==> flow/design.v <==
module AudDSP (
    input i_rst_n,
    input i_clk,
    input i_start,  
    input i_pause,  
    input [2:0] i_speed,
    input i_is_slow,
    input i_slow_mode,
    input i_daclrck,                
    input signed [15:0] i_sram_data,
    input [19:0] i_sram_stop_addr,  
    output signed [15:0] o_dac_data,
    output o_en,                    
    output o_is_pause,
    output [19:0] o_sram_addr
);
    localparam S_IDLE = 0;
    localparam S_PAUSE = 1;
    localparam S_PLAY = 2;
    localparam S_EMPTY = 3;
    reg [2:0] state_r, state_w;
    reg is_pause_r, is_pause_w;
    reg is_slow_r, is_slow_w;
    reg slow_mode_r, slow_mode_w;
    reg [2:0] speed_r, speed_w;
    reg [3:0] slow_counter_r, slow_counter_w;
    reg [1:0] get_data_counter_r, get_data_counter_w;
    reg [19:0] addr_r, addr_w;
    reg signed [15:0] sram_data_r, sram_data_w, sram_data_next_r, sram_data_next_w;
    reg [15:0] o_data_r, o_data_w;
    assign o_en = !i_daclrck;
    assign o_dac_data = o_data_r;
    assign o_sram_addr = addr_r;
    assign o_is_pause = is_pause_r;
    always @(*) begin
        state_w = state_r;
        case(state_r)
            S_IDLE: begin
                if(i_start)         state_w = S_PAUSE;
                else                state_w = S_IDLE;
            end
            S_PAUSE: begin
                if(!is_pause_r)     state_w = S_PLAY;
                else                state_w = S_PAUSE;
            end
            S_PLAY: begin
                if(is_pause_r)      state_w = S_PAUSE;
                else begin
                    if(!i_daclrck)  state_w = S_EMPTY;
                    else            state_w = S_PLAY;
                end
            end
            S_EMPTY: begin
                if(is_pause_r)      state_w = S_PAUSE;
                else begin
                    if(!i_daclrck)  state_w = S_EMPTY;
                    else            state_w = S_PLAY;
                end
            end
        endcase
    end
    always @(*) begin
        slow_counter_w = slow_counter_r;
        case(state_r)
            S_IDLE:     slow_counter_w = 0;
            S_PAUSE:    slow_counter_w = 0;
            S_PLAY: begin
                if(is_slow_r && !is_pause_r && i_daclrck) begin
                    if(slow_counter_r == speed_r)   slow_counter_w = 0;
                    else                            slow_counter_w = slow_counter_r + 1;
                end
            end
        endcase
    end
    always @(*) begin
        get_data_counter_w = get_data_counter_r;
        case(state_r)
            S_IDLE:     get_data_counter_w = 0;
            S_PAUSE:    get_data_counter_w = 0;
            S_PLAY: begin
                if(get_data_counter_r < 3)  get_data_counter_w = get_data_counter_r + 1;
            end
            S_EMPTY:    get_data_counter_w = 0;
        endcase
    end
    always @(*) begin
        is_pause_w = is_pause_r;
        case(state_r)
            S_IDLE:                 is_pause_w = 1;
            S_PAUSE: if(i_pause)    is_pause_w = 0;
            S_PLAY:  if(i_pause)    is_pause_w = 1;
            S_EMPTY: if(i_pause)    is_pause_w = 1;
        endcase
    end
    always @(*) begin
        is_slow_w = is_slow_r;
        slow_mode_w = slow_mode_r;
        speed_w = speed_r;
        case(state_r)
            S_IDLE: begin
                is_slow_w = 0;
                slow_mode_w = 0;
                speed_w = 0;
            end
            S_PAUSE: begin
                is_slow_w = i_is_slow;
                slow_mode_w = i_slow_mode;
                speed_w = i_speed;
            end
            S_PLAY: begin
                is_slow_w = is_slow_r;
                slow_mode_w = slow_mode_r;
                speed_w = speed_r;
            end
            S_EMPTY: begin
                is_slow_w = i_is_slow;
                slow_mode_w = i_slow_mode;
                speed_w = i_speed;
            end
        endcase
    end
    reg [20:0] temp_addr;      
    always @(*) begin
        addr_w = addr_r;
        temp_addr = addr_r;
        case(state_r)
            S_IDLE:     temp_addr = 0;
            S_PLAY: begin
                if(get_data_counter_r == 0) begin
                    if(is_slow_r) begin
                        if(slow_counter_r == 0)     temp_addr = addr_r + 1;
                    end
                    else                            temp_addr = addr_r + speed_r + 1;
                end
            end
        endcase
        if(temp_addr > i_sram_stop_addr)    addr_w = 0;
        else                                addr_w = temp_addr;
    end
    always @(*) begin
        sram_data_w = sram_data_r;
        sram_data_next_w = sram_data_next_r;
        case(state_r)
            S_IDLE: begin
                sram_data_w = 0;
                sram_data_next_w = 0;
            end
            S_PAUSE: begin
                sram_data_next_w = i_sram_data;
            end
            S_PLAY: begin
                if(get_data_counter_r == 2) begin
                    if(is_slow_r)begin           
                        if(slow_counter_r == 0) begin
                            sram_data_w = sram_data_next_r;
                            sram_data_next_w = i_sram_data;
                        end
                    end
                    else begin                   
                        sram_data_w = sram_data_next_r;
                        sram_data_next_w = i_sram_data;
                    end
                end
            end
        endcase
    end
    reg signed [16:0] diff;
    reg signed [20:0] diff_counter_prod;
    reg signed [20:0] diff_counter_prod_div_speed;
    always @(*) begin
        o_data_w = o_data_r;
        diff = 0;
        diff_counter_prod = 0;
        diff_counter_prod_div_speed = 0;
        case(state_r)
            S_IDLE: o_data_w = 0;
            S_PLAY: begin
                if(get_data_counter_r == 3) begin
                    if(is_slow_r) begin
                        if(slow_mode_r) begin
                            diff = $signed(sram_data_next_r) - $signed(sram_data_r);
                            diff_counter_prod = $signed(diff) * $signed({1'b0, slow_counter_r});
                            diff_counter_prod_div_speed = $signed($signed(diff_counter_prod) / $signed({1'b0, speed_r + 1}));
                            o_data_w = $signed($signed(sram_data_r) + $signed(diff_counter_prod_div_speed));
                        end
                        else o_data_w = sram_data_r;
                    end
                    else o_data_w = sram_data_r;
                end
            end
        endcase
    end
    always_ff @(posedge i_clk or negedge i_rst_n) begin
        if(!i_rst_n) begin
            state_r <= S_IDLE;
            is_pause_r <= 1;
            addr_r <= 0;
            speed_r <= 0;
            o_data_r <= 0;
            is_slow_r <= 0;
            slow_mode_r <= 0;
            sram_data_r <= 0;
            slow_counter_r <= 0;
            sram_data_next_r <= 0;
            get_data_counter_r <= 0;
        end
        else begin
            state_r <= state_w;
            is_pause_r <= is_pause_w;
            addr_r <= addr_w;
            speed_r <= i_speed;
            o_data_r <= o_data_w;
            is_slow_r <= i_is_slow;
            slow_mode_r <= i_slow_mode;
            sram_data_r <= sram_data_w;
            slow_counter_r <= slow_counter_w;
            sram_data_next_r <= sram_data_next_w;
            get_data_counter_r <= get_data_counter_w;
        end
    end
endmodule
Lab notebook: AudDSP

== Tool chain data of AudDSP ==
Tool output for the design above before and after an edit, in the order of the flow.
Lines under "unedited" count in the file above, lines under "edited" in the edited file.
"change" is "edited" less "unedited", of the values as shown.
A cell with n/a has no value.

* Top: AudDSP
* Clock: i_clk
* Standard-cell library: sky130hd
* Timing corner: tt_025C_1v80

== Edit of the RTL ==
Unified diff, file above to edited file.
The edit is scripted: it alters the design's behaviour and was not made to optimise anything.

<pre>
@@ -182,5 +182,5 @@
                             diff_counter_prod = $signed(diff) * $signed({1'b0, slow_counter_r});
                             diff_counter_prod_div_speed = $signed($signed(diff_counter_prod) / $signed({1'b0, speed_r + 1}));
-                            o_data_w = $signed($signed(sram_data_r) + $signed(diff_counter_prod_div_speed));
+                            o_data_w = $signed($signed(sram_data_r) * $signed(diff_counter_prod_div_speed));
                         end
                         else o_data_w = sram_data_r;
</pre>

== Elaborated design ==
Yosys after proc, flatten, opt, wreduce and memory -nomap, before mapping. Memory bits, and registers merged into a memory's read port (data or address), are not among the register bits. Print and check cells are not counted. Equal cells are merged and count once.

{| class="wikitable"
|+ Cells by class
! item !! unedited !! edited !! change
|-
| divide/modulo/power cells || 1 || 1 || 0
|-
| multiplexer cells || 30 || 30 || 0
|-
| $mul || 1 || 2 || +1
|-
| eq/ne operators || 13 || 13 || 0
|-
| magnitude comparators || 2 || 2 || 0
|-
| $add $sub $neg || 8 || 7 || -1
|-
| reduce/logical cells || 21 || 21 || 0
|}

{| class="wikitable"
|+ Operators by type and width
! operator !! unedited !! edited !! change
|-
| 16-bit adder || 1 || 0 || -1
|-
| 16-bit by 21-bit multiplier with 16-bit output || 0 || 1 || +1
|-
| 16-bit two-way mux || 9 || 9 || 0
|-
| 2-bit inequality test (second input constant) || 5 || 5 || 0
|-
| 1-bit two-way mux || 4 || 4 || 0
|-
| 2-bit two-way mux || 3 || 3 || 0
|-
| 21-bit two-way mux || 3 || 3 || 0
|-
| 2-bit AND reduction || 3 || 3 || 0
|-
| 3-bit AND reduction || 3 || 3 || 0
|-
| 2-bit nonzero test || 3 || 3 || 0
|-
| 2-bit equality test (second input constant) || 2 || 2 || 0
|-
| 3-bit by 2-bit equality test with 1-bit output (second input constant) || 2 || 2 || 0
|-
| 1-bit logical AND || 2 || 2 || 0
|-
| 1-bit zero test || 2 || 2 || 0
|-
| 4-bit two-way mux || 2 || 2 || 0
|-
| 16-bit parallel mux with 2-bit select || 2 || 2 || 0
|-
| 2-bit OR reduction || 2 || 2 || 0
|-
| 2-bit by 1-bit adder with 2-bit output (second input constant) || 1 || 1 || 0
|-
| 20-bit by 1-bit adder with 21-bit output (second input constant) || 1 || 1 || 0
|-
| 20-bit by 3-bit adder with 21-bit output || 1 || 1 || 0
|-
| 21-bit by 1-bit adder with 21-bit output (second input constant) || 1 || 1 || 0
|-
| 3-bit by 1-bit adder with 4-bit output (second input constant) || 1 || 1 || 0
|-
| 4-bit by 1-bit adder with 4-bit output (second input constant) || 1 || 1 || 0
|-
| 33-bit by 33-bit divider with 33-bit output || 1 || 1 || 0
|-
| 3-bit by 1-bit equality test with 1-bit output (second input constant) || 1 || 1 || 0
|-
| 4-bit by 3-bit equality test with 1-bit output || 1 || 1 || 0
|-
| 21-bit by 20-bit > comparator with 1-bit output || 1 || 1 || 0
|-
| 2-bit zero test || 1 || 1 || 0
|}

Not every row of either side is listed.

{| class="wikitable"
|+ Storage and ports
! item !! unedited !! edited !! change
|-
| elaborated cells || 87 || 87 || 0
|-
| output and inout port bits || 38 || 38 || 0
|-
| register bits || 83 || 83 || 0
|}

== Logic depth ==
Longest topological path by Yosys (ltp), each cell counted once; first at word level (registers and memories cut), then after technology mapping (sequential cells cut; the memories' decode and read muxes count).

{| class="wikitable"
|+ Depth
! item !! unedited !! edited !! change
|-
| depth in word-level cells || 8 || 8 || 0
|-
| ABC_AREA || 0 || 0 || n/a
|-
| depth in mapped cells || 378 || 385 || +7
|}

== Mapped cells and area ==
The flow's flattened synthesis, as Yosys stat reports it; memories are mapped. The netlist is that of the ABC_AREA named above (0 if unset); the other value can give another one.

{| class="wikitable"
|+ Synthesis totals
! item !! unedited !! edited !! change
|-
| mapped area (µm²) || 27923.0 || 31428.9 || +3505.9
|-
| cell count || 3922 || 4390 || +468
|-
| flip-flop cells || 84 || 84 || 0
|-
| buffers || 111 || 129 || +18
|}

{| class="wikitable"
|+ Cell types
! cell !! unedited !! edited !! change
|-
| sky130_fd_sc_hd__inv_1 || 192 || 303 || +111
|-
| sky130_fd_sc_hd__fa_1 || 37 || 115 || +78
|-
| sky130_fd_sc_hd__nand2_1 || 373 || 448 || +75
|-
| sky130_fd_sc_hd__nor2_1 || 356 || 419 || +63
|-
| sky130_fd_sc_hd__ha_1 || 230 || 276 || +46
|-
| sky130_fd_sc_hd__o21ai_0 || 172 || 218 || +46
|-
| sky130_fd_sc_hd__xor2_1 || 85 || 113 || +28
|-
| sky130_fd_sc_hd__nand2b_1 || 68 || 44 || -24
|-
| sky130_fd_sc_hd__nor2b_1 || 40 || 62 || +22
|-
| sky130_fd_sc_hd__nand3_1 || 160 || 140 || -20
|-
| sky130_fd_sc_hd__a31oi_1 || 62 || 43 || -19
|-
| sky130_fd_sc_hd__o211ai_1 || 34 || 52 || +18
|-
| sky130_fd_sc_hd__buf_2 || 19 || 35 || +16
|-
| sky130_fd_sc_hd__nor3_1 || 156 || 171 || +15
|-
| sky130_fd_sc_hd__a211oi_1 || 34 || 47 || +13
|-
| sky130_fd_sc_hd__a311oi_1 || 16 || 3 || -13
|-
| sky130_fd_sc_hd__a21oi_1 || 237 || 248 || +11
|-
| sky130_fd_sc_hd__or3_1 || 55 || 46 || -9
|}

Not every row of either side is listed.

== Path before layout ==
Source: OpenSTA report_checks on the synthesized netlist (no wires, ideal clock, input and output delay 20% of the period each), path of least setup slack; recovery checks are left aside. Register names are those of the netlist, which keeps one name where synthesis merged equal registers.

{| class="wikitable"
|+ Timing after synthesis
! item !! unedited !! edited !! change
|-
| kind || register to register || register to register || n/a
|-
| from || reg speed_r[0] || reg speed_r[0] || n/a
|-
| to || reg o_data_r[15] || reg o_data_r[15] || n/a
|-
| driving pins on the path || 354 || 364 || +10
|-
| required time (ps) || 99871 || 99904 || +33
|-
| clock period (ps) || 100000 || 100000 || 0
|-
| launch time at the first pin (ps) || 0 || 0 || 0
|-
| setup slack (ps) || 24661 || 25791 || +1130
|-
| arrival time (ps) || 75210 || 74113 || -1097
|-
| library setup time (ps) || 129 || 96 || -33
|-
| path delay (ps) || 75339 || 74209 || -1130
|-
| period reached after synthesis (ps) || 75339 || 74209 || -1130
|}

"path delay" = arrival - input delay + setup time.
"driving pins on the path": output pins that drive a net of the path, with the launching flip-flop's if there is one; two outputs of one cell count as two.
"period reached after synthesis" = period - worst setup slack (recovery checks aside). The figure is calculated, with input and output delays left at 20% of the set period.
The rows between start and end are the longest chain of elaborated cells between them; the timing report does not say that the signal goes this way. Where chains are equally long, one stands for them.
A line is the first line of the expression or statement that the cell stems from. Yosys adds cells for indexed reads and writes and turns some case tables into memories.

Between the ends, after synthesis, unedited:
* Cell sequence: sky130_fd_sc_hd__dfrtp_1 > sky130_fd_sc_hd__ha_1 > sky130_fd_sc_hd__xnor2_1 > sky130_fd_sc_hd__ha_1 > sky130_fd_sc_hd__o221ai_1 > sky130_fd_sc_hd__nor3_1 > sky130_fd_sc_hd__or2_2 > sky130_fd_sc_hd__ha_1 > sky130_fd_sc_hd__a21oi_1 > sky130_fd_sc_hd__a21boi_1 > sky130_fd_sc_hd__or2_2 > sky130_fd_sc_hd__o31ai_1 > sky130_fd_sc_hd__inv_1 > sky130_fd_sc_hd__ha_1 > sky130_fd_sc_hd__a21boi_0 > sky130_fd_sc_hd__or2_2 > sky130_fd_sc_hd__o32ai_4 > sky130_fd_sc_hd__o31ai_1 > (+318 left out) > sky130_fd_sc_hd__a21o_1 > sky130_fd_sc_hd__a21o_1 > sky130_fd_sc_hd__a21oi_1 > sky130_fd_sc_hd__o21bai_1 > sky130_fd_sc_hd__a21oi_1 > sky130_fd_sc_hd__o21bai_1 > sky130_fd_sc_hd__a21oi_1 > sky130_fd_sc_hd__o21bai_1 > sky130_fd_sc_hd__a21oi_1 > sky130_fd_sc_hd__o21bai_1 > sky130_fd_sc_hd__a21oi_1 > sky130_fd_sc_hd__o21bai_1 > sky130_fd_sc_hd__a21oi_1 > sky130_fd_sc_hd__xor2_1 > sky130_fd_sc_hd__xnor2_1 > sky130_fd_sc_hd__nor2_1 > sky130_fd_sc_hd__xnor2_1 > sky130_fd_sc_hd__o21ai_1
* Cells in the longest elaborated chain: 7
* Elaborated cells on any way between the ends: 7
* Those cells by class: add/sub (2); div (1); mux (4)

{| class="wikitable"
|+ RTL lines, path after synthesis, unedited
! item !! line !! text
|-
| start: declaration || 25 || <nowiki>reg [2:0] speed_r, speed_w;</nowiki>
|-
| start: assignment || 198 || <nowiki>speed_r <= 0;</nowiki>
|-
| start: assignment || 211 || <nowiki>speed_r <= i_speed;</nowiki>
|-
| 3-bit by 1-bit adder with 4-bit output || 183 || <nowiki>diff_counter_prod_div_speed = $signed($signed(diff_counter_prod) / $signed({1'b0, speed_r + 1}));</nowiki>
|-
| 33-bit by 33-bit divider with 33-bit output || 183 ||
|-
| 16-bit adder || 184 || <nowiki>o_data_w = $signed($signed(sram_data_r) + $signed(diff_counter_prod_div_speed));</nowiki>
|-
| 16-bit two-way mux || 180 || <nowiki>if(slow_mode_r) begin</nowiki>
|-
| 16-bit two-way mux || 179 || <nowiki>if(is_slow_r) begin</nowiki>
|-
| 16-bit two-way mux || 178 || <nowiki>if(get_data_counter_r == 3) begin</nowiki>
|-
| 16-bit parallel mux with 2-bit select || 175 || <nowiki>case(state_r)</nowiki>
|-
| end: assignment || 199 || <nowiki>o_data_r <= 0;</nowiki>
|-
| end: assignment || 212 || <nowiki>o_data_r <= o_data_w;</nowiki>
|-
| end: declaration || 30 || <nowiki>reg [15:0] o_data_r, o_data_w;</nowiki>
|}

Between the ends, after synthesis, edited:
* Cell sequence: sky130_fd_sc_hd__dfrtp_1 > sky130_fd_sc_hd__ha_1 > sky130_fd_sc_hd__xnor2_1 > sky130_fd_sc_hd__ha_1 > sky130_fd_sc_hd__o211ai_1 > sky130_fd_sc_hd__and3_1 > sky130_fd_sc_hd__or4_1 > sky130_fd_sc_hd__nand2_1 > sky130_fd_sc_hd__ha_1 > sky130_fd_sc_hd__or2_2 > sky130_fd_sc_hd__o311a_1 > sky130_fd_sc_hd__nor2_1 > sky130_fd_sc_hd__mux2i_1 > sky130_fd_sc_hd__inv_1 > sky130_fd_sc_hd__ha_1 > sky130_fd_sc_hd__a21o_1 > sky130_fd_sc_hd__o21ai_1 > sky130_fd_sc_hd__nand2b_1 > (+328 left out) > sky130_fd_sc_hd__inv_1 > sky130_fd_sc_hd__ha_1 > sky130_fd_sc_hd__a21oi_1 > sky130_fd_sc_hd__o21bai_1 > sky130_fd_sc_hd__a21o_1 > sky130_fd_sc_hd__a21oi_1 > sky130_fd_sc_hd__xnor2_1 > sky130_fd_sc_hd__xnor2_1 > sky130_fd_sc_hd__xnor2_1 > sky130_fd_sc_hd__xnor2_1 > sky130_fd_sc_hd__xnor2_1 > sky130_fd_sc_hd__xnor2_1 > sky130_fd_sc_hd__xnor2_1 > sky130_fd_sc_hd__xnor2_1 > sky130_fd_sc_hd__xor2_1 > sky130_fd_sc_hd__xnor3_1 > sky130_fd_sc_hd__xnor3_1 > sky130_fd_sc_hd__o31ai_1
* Cells in the longest elaborated chain: 7
* Elaborated cells on any way between the ends: 7
* Those cells by class: add/sub (1); mul (1); div (1); mux (4)

{| class="wikitable"
|+ RTL lines, path after synthesis, edited
! item !! line !! text
|-
| start: declaration || 25 || <nowiki>reg [2:0] speed_r, speed_w;</nowiki>
|-
| start: assignment || 198 || <nowiki>speed_r <= 0;</nowiki>
|-
| start: assignment || 211 || <nowiki>speed_r <= i_speed;</nowiki>
|-
| 3-bit by 1-bit adder with 4-bit output || 183 || <nowiki>diff_counter_prod_div_speed = $signed($signed(diff_counter_prod) / $signed({1'b0, speed_r + 1}));</nowiki>
|-
| 33-bit by 33-bit divider with 33-bit output || 183 ||
|-
| 16-bit by 21-bit multiplier with 16-bit output || 184 || <nowiki>o_data_w = $signed($signed(sram_data_r) * $signed(diff_counter_prod_div_speed));</nowiki>
|-
| 16-bit two-way mux || 180 || <nowiki>if(slow_mode_r) begin</nowiki>
|-
| 16-bit two-way mux || 179 || <nowiki>if(is_slow_r) begin</nowiki>
|-
| 16-bit two-way mux || 178 || <nowiki>if(get_data_counter_r == 3) begin</nowiki>
|-
| 16-bit parallel mux with 2-bit select || 175 || <nowiki>case(state_r)</nowiki>
|-
| end: assignment || 199 || <nowiki>o_data_r <= 0;</nowiki>
|-
| end: assignment || 212 || <nowiki>o_data_r <= o_data_w;</nowiki>
|-
| end: declaration || 30 || <nowiki>reg [15:0] o_data_r, o_data_w;</nowiki>
|}

== Worst path after layout ==
From the final timing report of the runs of pair 1: the path of least setup slack in the routed layout; clock arrival at registers is part of the times.
The report prints the path's times to 10 ps; the period is as set.

{| class="wikitable"
|+ Timing after layout
! item !! unedited !! edited !! change
|-
| kind || register to register || register to register || n/a
|-
| from || reg speed_r[1] || reg speed_r[1] || n/a
|-
| to || reg o_data_r[15] || reg o_data_r[15] || n/a
|-
| launch time at the first pin (ps) || 340 || 340 || 0
|-
| setup slack (ps) || 6570 || 6900 || +330
|-
| clock period (ps) || 87700 || 87700 || 0
|-
| arrival time (ps) || 81340 || 81020 || -320
|-
| required time (ps) || 87910 || 87920 || +10
|-
| library setup time (ps) || 140 || 110 || -30
|-
| driving pins on the path || 326 || 339 || +13
|}

The rows between start and end are the longest chain of elaborated cells between them; the timing report does not say that the signal goes this way. Where chains are equally long, one stands for them.

Between the ends, after layout, unedited:
* Cell sequence: sky130_fd_sc_hd__dfrtp_1 > sky130_fd_sc_hd__ha_1 > sky130_fd_sc_hd__inv_1 > sky130_fd_sc_hd__ha_1 > sky130_fd_sc_hd__o21a_1 > sky130_fd_sc_hd__o221ai_1 > sky130_fd_sc_hd__nor3_1 > sky130_fd_sc_hd__or2_2 > sky130_fd_sc_hd__ha_1 > sky130_fd_sc_hd__a21oi_1 > sky130_fd_sc_hd__a21boi_1 > sky130_fd_sc_hd__or2_2 > sky130_fd_sc_hd__o31ai_1 > sky130_fd_sc_hd__inv_1 > sky130_fd_sc_hd__ha_1 > sky130_fd_sc_hd__a21boi_0 > sky130_fd_sc_hd__or2_2 > sky130_fd_sc_hd__o32ai_4 > (+290 left out) > sky130_fd_sc_hd__a21o_1 > sky130_fd_sc_hd__a21o_1 > sky130_fd_sc_hd__a21oi_1 > sky130_fd_sc_hd__o21bai_1 > sky130_fd_sc_hd__a21oi_1 > sky130_fd_sc_hd__o21bai_1 > sky130_fd_sc_hd__a21oi_1 > sky130_fd_sc_hd__o21bai_1 > sky130_fd_sc_hd__a21oi_1 > sky130_fd_sc_hd__o21bai_1 > sky130_fd_sc_hd__a21oi_1 > sky130_fd_sc_hd__o21bai_1 > sky130_fd_sc_hd__a21oi_1 > sky130_fd_sc_hd__xor2_1 > sky130_fd_sc_hd__xnor2_1 > sky130_fd_sc_hd__nor2_1 > sky130_fd_sc_hd__xnor2_1 > sky130_fd_sc_hd__o21ai_1
* Cells in the longest elaborated chain: 7
* Elaborated cells on any way between the ends: 7
* Those cells by class: add/sub (2); div (1); mux (4)

{| class="wikitable"
|+ RTL lines, path after layout, unedited
! item !! line !! text
|-
| start: declaration || 25 || <nowiki>reg [2:0] speed_r, speed_w;</nowiki>
|-
| start: assignment || 198 || <nowiki>speed_r <= 0;</nowiki>
|-
| start: assignment || 211 || <nowiki>speed_r <= i_speed;</nowiki>
|-
| 3-bit by 1-bit adder with 4-bit output || 183 || <nowiki>diff_counter_prod_div_speed = $signed($signed(diff_counter_prod) / $signed({1'b0, speed_r + 1}));</nowiki>
|-
| 33-bit by 33-bit divider with 33-bit output || 183 ||
|-
| 16-bit adder || 184 || <nowiki>o_data_w = $signed($signed(sram_data_r) + $signed(diff_counter_prod_div_speed));</nowiki>
|-
| 16-bit two-way mux || 180 || <nowiki>if(slow_mode_r) begin</nowiki>
|-
| 16-bit two-way mux || 179 || <nowiki>if(is_slow_r) begin</nowiki>
|-
| 16-bit two-way mux || 178 || <nowiki>if(get_data_counter_r == 3) begin</nowiki>
|-
| 16-bit parallel mux with 2-bit select || 175 || <nowiki>case(state_r)</nowiki>
|-
| end: assignment || 199 || <nowiki>o_data_r <= 0;</nowiki>
|-
| end: assignment || 212 || <nowiki>o_data_r <= o_data_w;</nowiki>
|-
| end: declaration || 30 || <nowiki>reg [15:0] o_data_r, o_data_w;</nowiki>
|}

Between the ends, after layout, edited:
* Cell sequence: sky130_fd_sc_hd__dfrtp_1 > sky130_fd_sc_hd__ha_1 > sky130_fd_sc_hd__inv_1 > sky130_fd_sc_hd__buf_4 > sky130_fd_sc_hd__ha_1 > sky130_fd_sc_hd__o211ai_1 > sky130_fd_sc_hd__and3_1 > sky130_fd_sc_hd__or4_1 > sky130_fd_sc_hd__nand2_1 > sky130_fd_sc_hd__ha_1 > sky130_fd_sc_hd__or2_2 > sky130_fd_sc_hd__o311a_1 > sky130_fd_sc_hd__nor2_1 > sky130_fd_sc_hd__mux2i_1 > sky130_fd_sc_hd__inv_1 > sky130_fd_sc_hd__ha_1 > sky130_fd_sc_hd__a21o_1 > sky130_fd_sc_hd__o21ai_1 > (+303 left out) > sky130_fd_sc_hd__inv_1 > sky130_fd_sc_hd__ha_1 > sky130_fd_sc_hd__a21oi_1 > sky130_fd_sc_hd__o21bai_1 > sky130_fd_sc_hd__a21o_1 > sky130_fd_sc_hd__a21oi_1 > sky130_fd_sc_hd__xnor2_1 > sky130_fd_sc_hd__xnor2_1 > sky130_fd_sc_hd__xnor2_1 > sky130_fd_sc_hd__xnor2_1 > sky130_fd_sc_hd__xnor2_1 > sky130_fd_sc_hd__xnor2_1 > sky130_fd_sc_hd__xnor2_1 > sky130_fd_sc_hd__xnor2_1 > sky130_fd_sc_hd__xor2_1 > sky130_fd_sc_hd__xnor3_1 > sky130_fd_sc_hd__xnor3_1 > sky130_fd_sc_hd__o31ai_1
* Cells in the longest elaborated chain: 7
* Elaborated cells on any way between the ends: 7
* Those cells by class: add/sub (1); mul (1); div (1); mux (4)

{| class="wikitable"
|+ RTL lines, path after layout, edited
! item !! line !! text
|-
| start: declaration || 25 || <nowiki>reg [2:0] speed_r, speed_w;</nowiki>
|-
| start: assignment || 198 || <nowiki>speed_r <= 0;</nowiki>
|-
| start: assignment || 211 || <nowiki>speed_r <= i_speed;</nowiki>
|-
| 3-bit by 1-bit adder with 4-bit output || 183 || <nowiki>diff_counter_prod_div_speed = $signed($signed(diff_counter_prod) / $signed({1'b0, speed_r + 1}));</nowiki>
|-
| 33-bit by 33-bit divider with 33-bit output || 183 ||
|-
| 16-bit by 21-bit multiplier with 16-bit output || 184 || <nowiki>o_data_w = $signed($signed(sram_data_r) * $signed(diff_counter_prod_div_speed));</nowiki>
|-
| 16-bit two-way mux || 180 || <nowiki>if(slow_mode_r) begin</nowiki>
|-
| 16-bit two-way mux || 179 || <nowiki>if(is_slow_r) begin</nowiki>
|-
| 16-bit two-way mux || 178 || <nowiki>if(get_data_counter_r == 3) begin</nowiki>
|-
| 16-bit parallel mux with 2-bit select || 175 || <nowiki>case(state_r)</nowiki>
|-
| end: assignment || 199 || <nowiki>o_data_r <= 0;</nowiki>
|-
| end: assignment || 212 || <nowiki>o_data_r <= o_data_w;</nowiki>
|-
| end: declaration || 30 || <nowiki>reg [15:0] o_data_r, o_data_w;</nowiki>
|}

== Layout results ==
Both versions went through the flow (Yosys, OpenROAD) with the same settings in each pair. Constraints: input delay and output delay 20% of the set period each, output load 0.01 pF.

Flow settings, pair 1:
* period_ns: 87.7
* CAP_MARGIN: 20
* CORE_MARGIN: 2
* CORE_UTILIZATION: 40
* SLEW_MARGIN: 20

{| class="wikitable"
|+ Measured results, pair 1
! item !! unedited !! edited !! change
|-
| post-synthesis cell area (µm²) || 27923.0 || 31428.9 || +3505.9
|-
| total negative slack on setup checks (ps) || 0 || 0 || 0
|-
| standard-cell area after routing (µm²) || 30224.0 || 33813.7 || +3589.7
|-
| worst-case hold slack (ps) || 489 || 489 || 0
|-
| area of the die (µm²) || 71936.6 || 80829.3 || +8892.7
|-
| utilization (%) || 43.9 || 43.6 || -0.3
|-
| smallest setup slack (ps) || 6570 || 6902 || +332
|-
| achieved clock period (ps) || 81130 || 80798 || -332
|}

Flow settings, pair 2:
* CAP_MARGIN: 10
* CELL_PAD_IN_SITES_DETAIL_PLACEMENT: 0
* CORE_MARGIN: 8
* CORE_UTILIZATION: 52
* GPL_ROUTABILITY_DRIVEN: 0
* GPL_TIMING_DRIVEN: 1
* HOLD_SLACK_MARGIN: 0.28
* MAX_ROUTING_LAYER: met4
* MIN_ROUTING_LAYER: met1
* PLACE_DENSITY_LB_ADDON: 0.22
* SLEW_MARGIN: 20
* TNS_END_PERCENT: 95
* period_ns: 153.0

{| class="wikitable"
|+ Measured results, pair 2
! item !! unedited !! edited !! change
|-
| post-synthesis cell area (µm²) || 27923.0 || 31428.9 || +3505.9
|-
| total negative slack on setup checks (ps) || 0 || 0 || 0
|-
| standard-cell area after routing (µm²) || 29687.2 || 33234.4 || +3547.2
|-
| worst-case hold slack (ps) || 483 || 476 || -7
|-
| area of the die (µm²) || 61370.2 || 68562.8 || +7192.6
|-
| utilization (%) || 55.5 || 55.4 || -0.1
|-
| smallest setup slack (ps) || 67725 || 67951 || +226
|-
| achieved clock period (ps) || 85275 || 85049 || -226
|}

"achieved clock period" = clock period - worst setup slack. The figure is calculated, with input and output delays left at 20% of the set period.
